==> flow/design.v <==
module ALU (
  input  logic [31:0] A, B,
  input  logic [3:0] ALUOp,
  output logic [31:0] Result,
  output logic Zero, Carry, Overflow, Negative
);
  logic [32:0] tmp;
  always_comb begin
    tmp = 33'd0;
    Carry = 0;
    Overflow = 0;
    case (ALUOp)
      4'b0000: begin  
        tmp = A + B;
        Result = tmp[31:0];
        Carry = tmp[32];
        Overflow = (~A[31] & ~B[31] & Result[31]) | (A[31] & B[31] & ~Result[31]);
      end
      4'b0001: begin  
        tmp = A - B;
        Result = tmp[31:0];
        Carry = tmp[32];
        Overflow = (A[31] & ~B[31] & ~Result[31]) | (~A[31] & B[31] & Result[31]);
      end
      4'b0010: Result = A & B;
      4'b0011: Result = A | B;
      4'b0100: Result = A ^ B;
      4'b0101: Result = ~A;
      4'b0110: Result = ~B;
      4'b0111: Result = A << B[4:0];
      4'b1000: Result = A >> B[4:0];
      4'b1001: Result = $signed(A) >>> B[4:0];
      default: Result = 32'd0;
    endcase
    Zero = (Result == 0);
    Negative = Result[31];
  end
endmodule
module ALUControl(
  input  logic [6:0] funct7,
  input  logic [2:0] funct3,
  input  logic [6:0] opcode,
  output logic [3:0] ALUOp
);
  always_comb begin
    case (opcode)
      7'b0110011: begin  
        case ({funct7, funct3})
          10'b0000000_000: ALUOp = 4'b0000;  
          10'b0100000_000: ALUOp = 4'b0001;  
          10'b0000000_111: ALUOp = 4'b0010;  
          10'b0000000_110: ALUOp = 4'b0011;  
          10'b0000000_100: ALUOp = 4'b0100;  
          10'b0000000_001: ALUOp = 4'b0111;  
          10'b0000000_101: ALUOp = 4'b1000;  
          10'b0100000_101: ALUOp = 4'b1001;  
          default: ALUOp = 4'b1111;
        endcase
      end
      default: ALUOp = 4'b1111;
    endcase
  end
endmodule
module InstructionDecoder(
  input  logic [31:0] instruction,
  output logic [6:0]  opcode,
  output logic [4:0]  rd,
  output logic [2:0]  funct3,
  output logic [4:0]  rs1,
  output logic [4:0]  rs2,
  output logic [6:0]  funct7
);
  assign opcode = instruction[6:0];
  assign rd     = instruction[11:7];
  assign funct3 = instruction[14:12];
  assign rs1    = instruction[19:15];
  assign rs2    = instruction[24:20];
  assign funct7 = instruction[31:25];
endmodule
module ALU_Pipeline(
  input  logic clk, rst,
  input  logic [31:0] A_in, B_in,
  input  logic [31:0] instr_in,
  output logic [31:0] Result_out,
  output logic Zero_out, Carry_out, Overflow_out, Negative_out
);
  logic [31:0] A_reg, B_reg;
  logic [3:0]  ALUOp;
  logic [31:0] instr_reg;
  logic [6:0] opcode, funct7;
  logic [4:0] rd, rs1, rs2;
  logic [2:0] funct3;
  logic [31:0] Result_comb;
  logic Zero_comb, Carry_comb, Overflow_comb, Negative_comb;
  always_ff @(posedge clk or posedge rst) begin
    if (rst) begin
      A_reg <= 0;
      B_reg <= 0;
      instr_reg <= 0;
    end else begin
      A_reg <= A_in;
      B_reg <= B_in;
      instr_reg <= instr_in;
    end
  end
  InstructionDecoder decoder (
    .instruction(instr_reg),
    .opcode(opcode),
    .rd(rd),
    .funct3(funct3),
    .rs1(rs1),
    .rs2(rs2),
    .funct7(funct7)
  );
  ALUControl control (
    .opcode(opcode),
    .funct3(funct3),
    .funct7(funct7),
    .ALUOp(ALUOp)
  );
  ALU alu_inst (
    .A(A_reg),
    .B(B_reg),
    .ALUOp(ALUOp),
    .Result(Result_comb),
    .Zero(Zero_comb),
    .Carry(Carry_comb),
    .Overflow(Overflow_comb),
    .Negative(Negative_comb)
  );
  always_ff @(posedge clk or posedge rst) begin
    if (rst) begin
      Result_out <= 0;
      Zero_out <= 0;
      Carry_out <= 0;
      Overflow_out <= 0;
      Negative_out <= 0;
    end else begin
      Result_out <= Result_comb;
      Zero_out <= Zero_comb;
      Carry_out <= Carry_comb;
      Overflow_out <= Overflow_comb;
      Negative_out <= Negative_comb;
    end
  end
endmodule
**Reports on ALU_Pipeline**

Tool output for the design above, in the order of the flow.
Line numbers count from 1 in the design file above.
Operators: Yosys type, input widths -> output width; for muxes data width and select width s.
The mark - stands for no value.

- Top: ALU_Pipeline
- Clock port: clk
- Cell library: sky130hd
- Corner: tt_025C_1v80

**After elaboration**

Yosys after proc, flatten, opt, wreduce and memory -nomap, before mapping. Enables and synchronous resets that opt folds into registers are not counted as muxes. Memory bits, and registers merged into a memory's read port (data or address), are not among the register bits. Print and check cells are not counted. Equal cells are merged and count once.

- Register bits after elaboration: 132
- Output and inout port bits: 36

- Reduce/logical cells: 3
- Add/sub/neg operators: 2
- Muxes and demuxes: 5
- Bitwise logic cells: 19
- Shifts and indexed selects: 3
- Eq/ne operators: 17

Operators with widths:

| operator | count |
|---|---|
| $pmux 32 s10 | 1 |
| $not 32->32 | 2 |
| $eq 10x3->1 const B | 4 |
| $add 32x32->33 | 1 |
| $sub 32x32->33 | 1 |
| $and 32x32->32 | 1 |
| $or 32x32->32 | 1 |
| $xor 32x32->32 | 1 |
| $shl 32x5->32 | 1 |
| $shr 32x5->32 | 1 |
| $sshr 32x5->32 | 1 |
| $logic_not 32->1 | 1 |
| $pmux 4 s8 | 1 |
| $eq 10x9->1 const B | 2 |
| $eq 4x3->1 const B | 4 |
| $eq 10x1->1 const B | 1 |
| $logic_not 10->1 | 1 |
| $and 1x1->1 | 8 |
| $eq 4x2->1 const B | 2 |
| $eq 4x4->1 const B | 2 |
| $eq 7x6->1 const B | 1 |
| $not 1->1 | 4 |
| $eq 4x1->1 const B | 1 |
| $logic_not 4->1 | 1 |
| $mux 4 | 1 |
| $pmux 1 s2 | 2 |
| $or 1x1->1 | 2 |

**Depth**

Longest topological path by Yosys (ltp), each cell counted once; first at word level (registers and memories cut), then after technology mapping (sequential cells cut; the memories' decode and read muxes count).

- Depth after elaboration: 6
- ABC_AREA: 0
- Depth in mapped cells: 20
- Depth with buffers taken out: 15

**Mapped cells and area**

The flow's flattened synthesis, as Yosys stat reports it; memories are mapped. The netlist is that of the ABC_AREA named above (0 if unset); the other value can give another one.
Totals and module areas in this step are rounded.

- Standard cells after synthesis: 1,627
- Synthesis area: 0.0135 mm2
- Mapped flip-flops: 116

Cells by type:

| type | count |
|---|---|
| sky130_fd_sc_hd__dfrtp_1 | 116 |
| sky130_fd_sc_hd__ha_1 | 98 |
| sky130_fd_sc_hd__mux4_2 | 48 |
| sky130_fd_sc_hd__a21oi_1 | 125 |
| sky130_fd_sc_hd__nand2_1 | 158 |
| sky130_fd_sc_hd__mux2i_1 | 55 |
| sky130_fd_sc_hd__nor2_1 | 141 |
| sky130_fd_sc_hd__o21ai_0 | 90 |
| sky130_fd_sc_hd__mux2_2 | 34 |
| sky130_fd_sc_hd__inv_1 | 97 |
| sky130_fd_sc_hd__clkbuf_1 | 82 |
| sky130_fd_sc_hd__nor3_1 | 41 |
| sky130_fd_sc_hd__nand3_1 | 37 |
| sky130_fd_sc_hd__mux4_1 | 7 |
| sky130_fd_sc_hd__a221o_1 | 17 |
| sky130_fd_sc_hd__a21o_1 | 21 |
| sky130_fd_sc_hd__a22oi_1 | 21 |
| sky130_fd_sc_hd__o2111ai_1 | 17 |

Other cell types: 76; their cells: 422.
By module: a second synthesis without flattening, with its own total; a netlist apart from the flattened one above.

- Cells (unflattened synthesis): 1,586
- Area (unflattened synthesis): 0.0134 mm2

Rows give one instance, submodules left out.

Modules:

| module | cells | area (mm2) | instances | sequential area (mm2) |
|---|---|---|---|---|
| ALU | 1,401 | 0.00974 | 1 | 0 |
| ALU_Pipeline | 133 | 0.00331 | 1 | 0.0033 |
| InstructionDecoder | 32 | 0.00024 | 1 | 0 |
| ALUControl | 20 | 0.000126 | 1 | 0 |

**Path before layout**

Path of least setup slack by OpenSTA after synthesis, without wires, with an ideal clock, recovery checks aside; 20% of the period is set as input and as output delay. Where synthesis merged equal registers, the netlist keeps one of their names.

- Kind: reg2reg
- Start point: register B_reg[3]
- End point: register Zero_out
- Library setup time: 0.096 ns
- Arrival time: 5.278 ns
- Delay of the path: 5.374 ns
- Stages on the path: 18
- Slack: 1.627 ns
- Period: 7.0 ns
- Required time: 6.904 ns
- Period reached after synthesis: 5.373 ns

"delay of the path" = arrival - input delay + setup time.
"stages on the path": output pins that drive a net of the path, with the launching flip-flop's if there is one; two outputs of one cell count as two.
"period reached after synthesis" is the clock period less the worst setup slack; recovery checks do not enter. This is arithmetic on one report: input and output delays are still those of the set period (20% each).
The rows between start and end are the longest chain of elaborated cells between them; the timing report does not say that the signal goes this way. Where chains are equally long, one stands for them.
Each line given opens the expression or statement behind the cell; cells for indexed reads and writes are added by Yosys, which also makes memories of some case tables.

- Path through: sky130_fd_sc_hd__dfrtp_1 -> sky130_fd_sc_hd__buf_2 -> sky130_fd_sc_hd__inv_1 -> sky130_fd_sc_hd__buf_1 -> sky130_fd_sc_hd__buf_1 -> sky130_fd_sc_hd__buf_1 -> sky130_fd_sc_hd__ha_1 -> sky130_fd_sc_hd__clkbuf_1 -> sky130_fd_sc_hd__o41ai_2 -> sky130_fd_sc_hd__a21boi_0 -> sky130_fd_sc_hd__o311ai_0 -> sky130_fd_sc_hd__xor2_1 -> sky130_fd_sc_hd__o221ai_1 -> sky130_fd_sc_hd__or4_1 -> sky130_fd_sc_hd__or4_1 -> sky130_fd_sc_hd__or4_1 -> sky130_fd_sc_hd__or4_1 -> sky130_fd_sc_hd__nor4_2
- Cells in the longest elaborated chain: 3
- Elaborated cells on any way between the ends: 11
- RTL lines with such cells: 11

Ends and longest elaborated chain, after synthesis:

| element | RTL line | source |
|---|---|---|
| from (decl) | 87 | `logic [31:0] A_reg, B_reg;` |
| from (assign) | 98 | `B_reg <= 0;` |
| from (assign) | 102 | `B_reg <= B_in;` |
| $sub 32x32->33 | 20 | `tmp = A - B;` |
| $pmux 32 s10 | 12 | `case (ALUOp)` |
| $logic_not 32->1 | 35 | `Zero = (Result == 0);` |
| to (assign) | 134 | `Zero_out <= 0;` |
| to (assign) | 140 | `Zero_out <= Zero_comb;` |
| to (decl) | 85 | `output logic Zero_out, Carry_out, Overflow_out, Negative_out` |

Nets of the timed path that keep an RTL name, with a line that drives or declares them; the list need not be complete.

Named nets, after synthesis:

| signal | RTL line |
|---|---|
| Result_comb[11] | 12 |

**Worst path after layout**

Path of least setup slack in the final report of job 2 (OpenROAD, finished layout, wires in). Where an end is a register, its clock arrival counts in the times.

- Kind: reg2reg
- Start point: register B_reg[3]
- End point: register Zero_out
- Arrival time: 7.63 ns
- Slack: 2.21 ns
- Required time: 9.85 ns
- Library setup time: 0.09 ns
- Stages on the path: 18
- Period: 9.49 ns

The rows between start and end are the longest chain of elaborated cells between them; the timing report does not say that the signal goes this way. Where chains are equally long, one stands for them.

- Path through: sky130_fd_sc_hd__dfrtp_1 -> sky130_fd_sc_hd__buf_2 -> sky130_fd_sc_hd__inv_1 -> sky130_fd_sc_hd__buf_1 -> sky130_fd_sc_hd__buf_1 -> sky130_fd_sc_hd__buf_1 -> sky130_fd_sc_hd__ha_1 -> sky130_fd_sc_hd__clkbuf_1 -> sky130_fd_sc_hd__o41ai_2 -> sky130_fd_sc_hd__a21boi_0 -> sky130_fd_sc_hd__o311ai_0 -> sky130_fd_sc_hd__xor2_1 -> sky130_fd_sc_hd__o221ai_1 -> sky130_fd_sc_hd__or4_1 -> sky130_fd_sc_hd__or4_1 -> sky130_fd_sc_hd__or4_1 -> sky130_fd_sc_hd__or4_1 -> sky130_fd_sc_hd__nor4_2
- Cells in the longest elaborated chain: 3
- Elaborated cells on any way between the ends: 11
- RTL lines with such cells: 11

Ends and longest elaborated chain, after layout:

| element | RTL line | source |
|---|---|---|
| from (decl) | 87 | `logic [31:0] A_reg, B_reg;` |
| from (assign) | 98 | `B_reg <= 0;` |
| from (assign) | 102 | `B_reg <= B_in;` |
| $sub 32x32->33 | 20 | `tmp = A - B;` |
| $pmux 32 s10 | 12 | `case (ALUOp)` |
| $logic_not 32->1 | 35 | `Zero = (Result == 0);` |
| to (assign) | 134 | `Zero_out <= 0;` |
| to (assign) | 140 | `Zero_out <= Zero_comb;` |
| to (decl) | 85 | `output logic Zero_out, Carry_out, Overflow_out, Negative_out` |

Nets of the timed path that keep an RTL name, with a line that drives or declares them; the list need not be complete.

Named nets, after layout:

| signal | RTL line |
|---|---|
| Result_comb[11] | 12 |

Lab notebook: ALU_Pipeline

Settings and measured results of 4 stored flow runs for module ALU_Pipeline (sky130hd), not sorted in any way. The constraints put input and output delay at 20% of the set period each and load the outputs with 0.01 pF.
"clock period achieved" means the clock period less the worst setup slack. The figure is calculated, with input and output delays left at 20% of the set period.
"time used up by the worst setup path" = time allowed to the worst setup path (clock period - input delay - output delay, where it has them) - its slack; a late launch clock adds to it, a late capture clock takes from it.
By "total power after layout" is meant OpenSTA's value without simulated activity: inputs other than the clock are taken to toggle once in ten clock periods, and the tool carries that through the logic.
The measured numbers are rounded.

### Job 1

==> flow/run.sh <==
#!/bin/bash
# the make line also repeats the synthesis and layout settings of config.mk as NAME=value (left out here)
make -C /OpenROAD-flow-scripts/flow DESIGN_CONFIG=/design/flow/config.mk WORK_HOME=/design/flow/orfs CLKGATE_MAP_FILE= finish
==> flow/config.mk <==
export PLATFORM = sky130hd
export DESIGN_NAME = ALU_Pipeline
export DESIGN_NICKNAME = ALU_Pipeline
export VERILOG_FILES = /design/flow/design.v
export SDC_FILE = /design/flow/constraint.sdc
export NUM_CORES = 4
export LEC_CHECK = 0
export ABC_AREA = 1
export CAP_MARGIN = 25
export CORE_ASPECT_RATIO = 1.13
export CORE_MARGIN = 2
export CORE_UTILIZATION = 40
export CTS_CLUSTER_DIAMETER = 179
export GPL_TIMING_DRIVEN = 0
export HOLD_SLACK_MARGIN = 0.24
export MAX_ROUTING_LAYER = met4
export MIN_ROUTING_LAYER = met2
export SETUP_SLACK_MARGIN = -0.07
export SLEW_MARGIN = 15
export TNS_END_PERCENT = 20
==> flow/constraint.sdc <==
create_clock -name core_clock -period 7.26 [get_ports {clk}]
set_input_delay 1.4520 -clock core_clock [delete_from_list [all_inputs] [get_ports {clk}]]
set_output_delay 1.4520 -clock core_clock [all_outputs]
set_load 0.01 [all_outputs]

Outcome of job 1: stopped before the end: routing reported GRT-0116

### Job 2

==> flow/run.sh <==
#!/bin/bash
# the make line also repeats the synthesis and layout settings of config.mk as NAME=value (left out here)
make -C /OpenROAD-flow-scripts/flow DESIGN_CONFIG=/design/flow/config.mk WORK_HOME=/design/flow/orfs CLKGATE_MAP_FILE= finish
==> flow/config.mk <==
export PLATFORM = sky130hd
export DESIGN_NAME = ALU_Pipeline
export DESIGN_NICKNAME = ALU_Pipeline
export VERILOG_FILES = /design/flow/design.v
export SDC_FILE = /design/flow/constraint.sdc
export NUM_CORES = 4
export LEC_CHECK = 0
export CAP_MARGIN = 40
export CELL_PAD_IN_SITES_DETAIL_PLACEMENT = 0
export CELL_PAD_IN_SITES_GLOBAL_PLACEMENT = 0
export CORE_MARGIN = 2
export CORE_UTILIZATION = 52
export CTS_CLUSTER_DIAMETER = 279
export CTS_CLUSTER_SIZE = 70
export GPL_ROUTABILITY_DRIVEN = 0
export GPL_TIMING_DRIVEN = 0
export HOLD_SLACK_MARGIN = -0.06
export MAX_ROUTING_LAYER = met4
export PLACE_DENSITY_LB_ADDON = 0.0
export SLEW_MARGIN = 20
==> flow/constraint.sdc <==
create_clock -name core_clock -period 9.49 [get_ports {clk}]
set_input_delay 1.8980 -clock core_clock [delete_from_list [all_inputs] [get_ports {clk}]]
set_output_delay 1.8980 -clock core_clock [all_outputs]
set_load 0.01 [all_outputs]

Results of job 2:
- Worst setup slack after layout: 2.21 ns
- Chip area after synthesis (Yosys): 0.0135 mm2
- Total power after layout: 1.96 mW
- Total die area: 0.0272 mm2
- Utilization of the finished layout: 62.1 %
- Area of the standard cells in the finished layout: 0.0157 mm2
- Worst hold slack in the final report: 0.750 ns
- Time used up by the worst setup path: 7.28 ns
- Worst setup path kind: reg2reg
- Clock period achieved: 7.276 ns
- Setup total negative slack: 0.000 ns

### Job 3

==> flow/run.sh <==
#!/bin/bash
# the make line also repeats the synthesis and layout settings of config.mk as NAME=value (left out here)
make -C /OpenROAD-flow-scripts/flow DESIGN_CONFIG=/design/flow/config.mk WORK_HOME=/design/flow/orfs CLKGATE_MAP_FILE= finish
==> flow/config.mk <==
export PLATFORM = sky130hd
export DESIGN_NAME = ALU_Pipeline
export DESIGN_NICKNAME = ALU_Pipeline
export VERILOG_FILES = /design/flow/design.v
export SDC_FILE = /design/flow/constraint.sdc
export NUM_CORES = 4
export LEC_CHECK = 0
export CAP_MARGIN = 20
export CORE_MARGIN = 2
export CORE_UTILIZATION = 40
export SLEW_MARGIN = 20
==> flow/constraint.sdc <==
create_clock -name core_clock -period 4.11 [get_ports {clk}]
set_input_delay 0.8220 -clock core_clock [delete_from_list [all_inputs] [get_ports {clk}]]
set_output_delay 0.8220 -clock core_clock [all_outputs]
set_load 0.01 [all_outputs]

Results of job 3:
- Chip area after synthesis (Yosys): 0.0135 mm2
- Total die area: 0.0351 mm2
- Total power after layout: 4.99 mW
- Clock period achieved: 4.773 ns
- Utilization of the finished layout: 58.5 %
- Time used up by the worst setup path: 4.77 ns
- Worst setup path kind: reg2reg
- Worst setup slack after layout: -0.663 ns
- Setup total negative slack: -0.663 ns
- Area of the standard cells in the finished layout: 0.0195 mm2
- Worst hold slack in the final report: 0.781 ns

### Job 4

==> flow/run.sh <==
#!/bin/bash
# the make line also repeats the synthesis and layout settings of config.mk as NAME=value (left out here)
make -C /OpenROAD-flow-scripts/flow DESIGN_CONFIG=/design/flow/config.mk WORK_HOME=/design/flow/orfs CLKGATE_MAP_FILE= finish
==> flow/config.mk <==
export PLATFORM = sky130hd
export DESIGN_NAME = ALU_Pipeline
export DESIGN_NICKNAME = ALU_Pipeline
export VERILOG_FILES = /design/flow/design.v
export SDC_FILE = /design/flow/constraint.sdc
export NUM_CORES = 4
export LEC_CHECK = 0
export CAP_MARGIN = 25
export CELL_PAD_IN_SITES_GLOBAL_PLACEMENT = 0
export CORE_MARGIN = 2
export CORE_UTILIZATION = 34
export CTS_CLUSTER_DIAMETER = 287
export PLACE_DENSITY_LB_ADDON = 0.14
export SETUP_SLACK_MARGIN = 0.96
export SLEW_MARGIN = 20
export TNS_END_PERCENT = 40
==> flow/constraint.sdc <==
create_clock -name core_clock -period 7.02 [get_ports {clk}]
set_input_delay 1.4040 -clock core_clock [delete_from_list [all_inputs] [get_ports {clk}]]
set_output_delay 1.4040 -clock core_clock [all_outputs]
set_load 0.01 [all_outputs]

Results of job 4:
- Chip area after synthesis (Yosys): 0.0135 mm2
- Worst setup slack after layout: 1.19 ns
- Area of the standard cells in the finished layout: 0.0155 mm2
- Total power after layout: 2.52 mW
- Utilization of the finished layout: 39.9 %
- Clock period achieved: 5.835 ns
- Time used up by the worst setup path: 5.83 ns
- Worst setup path kind: reg2reg
- Setup total negative slack: 0.000 ns
- Worst hold slack in the final report: 0.761 ns
- Total die area: 0.0412 mm2
